==> flow/design.v <==
module cordic #(
    parameter data_width = 16,
    parameter iterations = 15
    )(
    input clk,
    input reset_n,
    input logic signed [data_width-1:0] angle,
    input logic signed [data_width-1:0] x_i,
    input logic signed [data_width-1:0] y_i,
    output logic signed [data_width-1:0] cos,
    output logic signed [data_width-1:0] sin,
    input valid_in,
    output logic valid_out
    );
    logic signed [data_width-1:0] atan_table [0:iterations-1];
    assign atan_table[0]  = 'd12867;   
    assign atan_table[1]  = 'd7596;    
    assign atan_table[2]  = 'd4013;    
    assign atan_table[3]  = 'd2037;    
    assign atan_table[4]  = 'd1021;    
    assign atan_table[5]  = 'd511;     
    assign atan_table[6]  = 'd256;     
    assign atan_table[7]  = 'd128;     
    assign atan_table[8]  = 'd64;      
    assign atan_table[9]  = 'd32;      
    assign atan_table[10] = 'd16;      
    assign atan_table[11] = 'd8;       
    assign atan_table[12] = 'd4;       
    assign atan_table[13] = 'd2;       
    assign atan_table[14] = 'd1;       
    logic signed [data_width-1:0] x [0:iterations], y [0:iterations], z [0:iterations];
    logic [$clog2(iterations)-1:0] iteration;
    logic valid_pipe [0:iterations];
    always_ff @(posedge clk or negedge reset_n) begin
        if (!reset_n) begin
            x[0] <= 0;
            y[0] <= 0;
            z[0] <= 0;
            valid_pipe[0] <= 0;
        end else if (valid_in) begin
            case (angle[15:14])
                2'b00: begin
                    x[0] <= x_i;
                    y[0] <= y_i;
                    z[0] <= angle;
                end
                2'b01: begin
                    x[0] <= -y_i;
                    y[0] <= x_i;
                    z[0] <= {2'b00, angle[13:0]};
                end
                2'b10: begin
                    x[0] <= -x_i;
                    y[0] <= -y_i;
                    z[0] <= {2'b11, angle[13:0]};
                end
                2'b11: begin
                    x[0] <= y_i;
                    y[0] <= -x_i;
                    z[0] <= -angle;
                end
            endcase
            valid_pipe[0] <= 1;
        end else begin
            valid_pipe[0] <= 0;
        end
    end
    genvar i;
    generate
        for (i = 0; i < iterations; i = i + 1) begin : cordic_pipeline
            always_ff @(posedge clk or negedge reset_n) begin
                if (!reset_n) begin
                    x[i+1] <= 0;
                    y[i+1] <= 0;
                    z[i+1] <= 0;
                    valid_pipe[i+1] <= 0;
                end else if (valid_pipe[i]) begin
                    if (z[i] < 0) begin
                        x[i+1] <= x[i] + (y[i] >>> i);
                        y[i+1] <= y[i] - (x[i] >>> i);
                        z[i+1] <= z[i] + atan_table[i];
                    end else begin
                        x[i+1] <= x[i] - (y[i] >>> i);
                        y[i+1] <= y[i] + (x[i] >>> i);
                        z[i+1] <= z[i] - atan_table[i];
                    end
                    valid_pipe[i+1] <= 1;
                end else begin
                    valid_pipe[i+1] <= 0;
                end
            end
        end
    endgenerate
    assign cos = x[iterations];
    assign sin = y[iterations];
    assign valid_out = valid_pipe[iterations];
endmodule
Reports on cordic
The steps from the RTL of cordic to its reports follow in flow order.
Line numbers count from 1 in the design file above.
Cell names lack the library's common part.
A cell with -- has no value.
- top: cordic
- clock input: clk
- cell library: sky130hd
- library corner: tt_025C_1v80

Word-level counts
Yosys after proc, flatten, opt, wreduce and memory -nomap, before mapping. Print and check cells are not counted. Equal cells are merged and count once.
- eq/ne operators: 3
- order comparisons: 15
- multiplexer cells: 63
- $add $sub $neg at 90
- reduce/logical cells: 1
- operators by type and width (operator ; count):
    2-to-1 mux 16 bit ; 44
    < comparator 16 x 1 -> 1 bit (second input constant) ; 15
    parallel mux 16 bit (select 4 bit) ; 3
    negation 16 bit ; 3
    adder 16 x 10 -> 16 bit ; 2
    subtractor 16 x 10 -> 16 bit ; 2
    adder 16 x 10 -> 16 bit (second input constant) ; 2
    subtractor 16 x 10 -> 16 bit (second input constant) ; 2
    adder 16 x 11 -> 16 bit ; 2
    subtractor 16 x 11 -> 16 bit ; 2
    adder 16 x 12 -> 16 bit ; 2
    subtractor 16 x 12 -> 16 bit ; 2
    adder 16 x 13 -> 16 bit ; 2
    subtractor 16 x 13 -> 16 bit ; 2
    adder 16 x 14 -> 16 bit ; 2
    subtractor 16 x 14 -> 16 bit ; 2
    adder 16 x 15 -> 16 bit ; 2
    subtractor 16 x 15 -> 16 bit ; 2
    subtractor 16 bit ; 2
    adder 16 x 2 -> 16 bit ; 2
    subtractor 16 x 2 -> 16 bit ; 2
    adder 16 x 3 -> 16 bit ; 2
    subtractor 16 x 3 -> 16 bit ; 2
    adder 16 x 4 -> 16 bit ; 2
    subtractor 16 x 4 -> 16 bit ; 2
    adder 16 x 5 -> 16 bit ; 2
    subtractor 16 x 5 -> 16 bit ; 2
    adder 16 x 6 -> 16 bit ; 2
Other operator kinds: 36; their cells: 59.
- register bits after elaboration at 768
- elaborated cells at 235
- output and inout port bits at 33

Logic depth
Yosys ltp: most cells in a row. Word level: on the elaborated netlist, between registers, memories and ports. Mapped: between sequential cells and ports; inverters and the memories' decode and read muxes count.
- word-level depth at 2
- noted ABC_AREA: 0
- depth in mapped cells: 16
- depth with buffers taken out: 16

Synthesis result
Source: synth_stat.txt of the flow (Yosys; design flattened, memories mapped). It holds for the ABC_AREA given above (unset counts as 0); a run with the other value may have another netlist.
The area totals of this step are shown rounded.
- cells by type (type ; count ; area in all (um2)):
    dfrtp_1 ; 744 ; 1.86E+04
    ha_1 ; 711 ; 8.9E+03
    mux2_2 ; 411 ; 4.63E+03
    xnor2_1 ; 499 ; 4.37E+03
    a21oi_1 ; 654 ; 3.27E+03
    o21ai_0 ; 423 ; 2117.03
    xor2_1 ; 230 ; 2.01E+03
    nor2_1 ; 529 ; 1.99E+03
    a21o_1 ; 208 ; 1.56E+03
    nand2_1 ; 372 ; 1.4E+03
    inv_1 ; 350 ; 1313.76
    fa_1 ; 44 ; 880.845
    mux2i_1 ; 86 ; 860.826
    nor3_1 ; 129 ; 645.619
    o21a_1 ; 77 ; 578.054
    o21bai_1 ; 77 ; 578.054
    clkbuf_1 ; 146 ; 548.026
    nand2b_1 ; 84 ; 525.504
Other cell types: 69; their cells: 867.
- noted cells in the netlist: 6641
- mapped flip-flops at 744
- noted buffer cells: 199
- sequential area at 0.0186 mm2
- chip area (Yosys) at 0.0609 mm2

Worst setup path after synthesis
OpenSTA on the mapped netlist: ideal clock, no wires. The path of least setup slack (recovery checks aside). Input and output delay are each 20% of the period. Register names are those of the netlist, which keeps one name where synthesis merged equal registers.
- path type: flip-flop to flip-flop
- start: register z[2][15]
- end: register y[3][13]
- data arrival time: 3248 ps
- path delay at 3373 ps
- slack: 627 ps
- stages on the path: 12
- noted buffers on the path: 2
- launch time at the first pin: 0 ps
- clock period: 4000 ps
- setup time at 125 ps
- required time at 3875 ps
- period reached after synthesis: 3373 ps
"path delay" is the arrival time less input delay plus setup time.
"stages on the path" counts driving pins, that of a launching flip-flop among them; a cell with two outputs on the path counts twice.
"period reached after synthesis" is the clock period less the worst setup slack; recovery checks do not enter. This is arithmetic on one report: input and output delays are still those of the set period (20% each).
The rows between start and end are the longest chain of elaborated cells between them; the timing report does not say that the signal goes this way. Where chains are equally long, one stands for them.
Each line given opens the expression or statement behind the cell; cells for indexed reads and writes are added by Yosys, which also makes memories of some case tables.
A register here has more assigning lines than the two given.
- cell sequence: dfrtp_1 > clkbuf_1 > clkbuf_1 > mux2i_1 > ha_1 > nor2b_1 > o31ai_1 > a211oi_1 > or3_1 > a41oi_1 > xnor2_1 > mux2_2
- cells in the longest elaborated chain: 2
- RTL lines, path after synthesis (what ; RTL line ; text):
    start: declaration ; 31 ; logic signed [data_width-1:0] x [0:iterations], y [0:iterations], z [0:iterations];
    start: assignment ; 81 ; z[i+1] <= z[i] + atan_table[i];
    start: assignment ; 85 ; z[i+1] <= z[i] - atan_table[i];
    < comparator 16 x 1 -> 1 bit ; 78 ; if (z[i] < 0) begin
    2-to-1 mux 16 bit ; 78 ;
    end: assignment ; 80 ; y[i+1] <= y[i] - (x[i] >>> i);
    end: assignment ; 84 ; y[i+1] <= y[i] + (x[i] >>> i);
    end: declaration ; 31 ;

Timing after layout
Path of least setup slack in the final report of stored run 1 (OpenROAD, finished layout, wires in). Where an end is a register, its clock arrival counts in the times.
The report prints the path's times to 10 ps; the period is as set.
- path type: flip-flop to flip-flop
- start: register x[2][2]
- end: register y[3][15]
- setup time at 130 ps
- stages on the path: 14
- required time at 4580 ps
- noted buffers on the path: 1
- slack: 270 ps
- clock period: 4000 ps
- data arrival time: 4310 ps
- launch time at the first pin: 720 ps
The rows between start and end are the longest chain of elaborated cells between them; the timing report does not say that the signal goes this way. Where chains are equally long, one stands for them.
A register here has more assigning lines than the two given.
- cell sequence: dfrtp_1 > nor3_1 > nor3b_1 > buf_4 > nor2_1 > xnor2_1 > ha_1 > nand4_1 > a211oi_1 > nor3_1 > o21ai_0 > a21oi_1 > xnor2_1 > a21oi_1
- cells in the longest elaborated chain: 2
- RTL lines, path after layout (what ; RTL line ; text):
    start: declaration ; 31 ; logic signed [data_width-1:0] x [0:iterations], y [0:iterations], z [0:iterations];
    start: assignment ; 79 ; x[i+1] <= x[i] + (y[i] >>> i);
    start: assignment ; 83 ; x[i+1] <= x[i] - (y[i] >>> i);
    adder 16 x 14 -> 16 bit ; 84 ; y[i+1] <= y[i] + (x[i] >>> i);
    2-to-1 mux 16 bit ; 78 ; if (z[i] < 0) begin
    end: assignment ; 80 ; y[i+1] <= y[i] - (x[i] >>> i);
    end: assignment ; 84 ;
    end: declaration ; 31 ;

Subject: cordic on sky130hd, stored results

Hello all,

Top module cordic; platform sky130hd; tools Yosys and OpenROAD; 6 stored runs in no particular order. Input and output delays are each 20% of the period that was set; the output load is 0.01 pF.
"period reached" = clock period - worst setup slack. The figure is calculated, with input and output delays left at 20% of the set period.
"critical path time": the worst setup path's part of the clock period (all of it between registers, 20% less for each end at a port) less its slack. A launch clock that arrives late makes it longer, a capture clock that arrives late makes it shorter.
"critical path time" is given in steps of 10 ps.
The results are shown rounded.

Stored run 1
Settings were CELL_PAD_IN_SITES_GLOBAL_PLACEMENT = 1; CORE_ASPECT_RATIO = 1.32; GPL_ROUTABILITY_DRIVEN = 0; MAX_ROUTING_LAYER = met5; MIN_ROUTING_LAYER = met2; PLACE_DENSITY = 0.45; SETUP_SLACK_MARGIN = -0.12; SLEW_MARGIN = 10; TNS_END_PERCENT = 10; period_ns = 4.0; CAP_MARGIN = 20; CORE_MARGIN = 2; CORE_UTILIZATION = 40
- synthesis area: 0.0609 mm2
- total die area at 0.155 mm2
- noted the std-cell area (final layout): 0.0677 mm2
- noted the final utilization: 44.7 %
- smallest setup slack: 273 ps
- total negative setup slack at 0 ps
- period reached at 3727 ps
- noted the critical path time: 3730 ps
- worst setup path type: flip-flop to flip-flop

Stored run 2
Settings were CELL_PAD_IN_SITES_GLOBAL_PLACEMENT = 3; CORE_UTILIZATION = 31; CTS_CLUSTER_DIAMETER = 44; GPL_TIMING_DRIVEN = 1; HOLD_SLACK_MARGIN = -0.04; MAX_ROUTING_LAYER = met4; SETUP_SLACK_MARGIN = -0.19; SLEW_MARGIN = 15; TNS_END_PERCENT = 50; period_ns = 2.45; CAP_MARGIN = 20; CORE_MARGIN = 2
- synthesis area: 0.0609 mm2
- total die area at 0.2 mm2
- noted the std-cell area (final layout): 0.0952 mm2
- noted the final utilization: 48.8 %
- smallest setup slack: -772 ps
- total negative setup slack at -116000 ps
- period reached at 3222 ps
- noted the critical path time: 3220 ps
- worst setup path type: flip-flop to flip-flop

Stored run 3
Settings were CELL_PAD_IN_SITES_GLOBAL_PLACEMENT = 1; CORE_UTILIZATION = 31; CTS_CLUSTER_DIAMETER = 44; GPL_TIMING_DRIVEN = 1; HOLD_SLACK_MARGIN = -0.04; MAX_ROUTING_LAYER = met5; SETUP_SLACK_MARGIN = -0.19; TNS_END_PERCENT = 50; period_ns = 2.45; CAP_MARGIN = 20; CORE_MARGIN = 2; SLEW_MARGIN = 20
- synthesis area: 0.0609 mm2
- total die area at 0.2 mm2
- noted the std-cell area (final layout): 0.0947 mm2
- noted the final utilization: 48.5 %
- smallest setup slack: -861 ps
- total negative setup slack at -112000 ps
- period reached at 3311 ps
- noted the critical path time: 3310 ps
- worst setup path type: flip-flop to flip-flop

Stored run 4
Settings were GPL_ROUTABILITY_DRIVEN = 0; MAX_ROUTING_LAYER = met4; period_ns = 4.0; CAP_MARGIN = 20; CORE_MARGIN = 2; CORE_UTILIZATION = 40; SLEW_MARGIN = 20
- synthesis area: 0.0609 mm2
- total die area at 0.155 mm2
- noted the std-cell area (final layout): 0.0675 mm2
- noted the final utilization: 44.5 %
- smallest setup slack: 297 ps
- total negative setup slack at 0 ps
- period reached at 3703 ps
- noted the critical path time: 3700 ps
- worst setup path type: flip-flop to flip-flop

Stored run 5
Settings were CELL_PAD_IN_SITES_GLOBAL_PLACEMENT = 3; CORE_ASPECT_RATIO = 0.85; CORE_UTILIZATION = 54; CTS_CLUSTER_DIAMETER = 198; GPL_TIMING_DRIVEN = 1; HOLD_SLACK_MARGIN = 0.06; MAX_ROUTING_LAYER = met5; MIN_ROUTING_LAYER = met2; PLACE_DENSITY_LB_ADDON = 0.08; SETUP_SLACK_MARGIN = -0.19; SLEW_MARGIN = 15; TNS_END_PERCENT = 85; period_ns = 2.45; CAP_MARGIN = 20; CORE_MARGIN = 2
- not finished: placement ended with error FLW-0024

Stored run 6
Settings were CELL_PAD_IN_SITES_GLOBAL_PLACEMENT = 3; CORE_UTILIZATION = 31; CTS_CLUSTER_DIAMETER = 44; GPL_TIMING_DRIVEN = 1; HOLD_SLACK_MARGIN = 0.27; MAX_ROUTING_LAYER = met5; SETUP_SLACK_MARGIN = -0.19; SLEW_MARGIN = 15; TNS_END_PERCENT = 85; period_ns = 2.45; CAP_MARGIN = 20; CORE_MARGIN = 2
- synthesis area: 0.0609 mm2
- total die area at 0.2 mm2
- noted the std-cell area (final layout): 0.0954 mm2
- noted the final utilization: 48.9 %
- smallest setup slack: -811 ps
- total negative setup slack at -122000 ps
- period reached at 3261 ps
- noted the critical path time: 3260 ps
- worst setup path type: flip-flop to flip-flop

Thanks
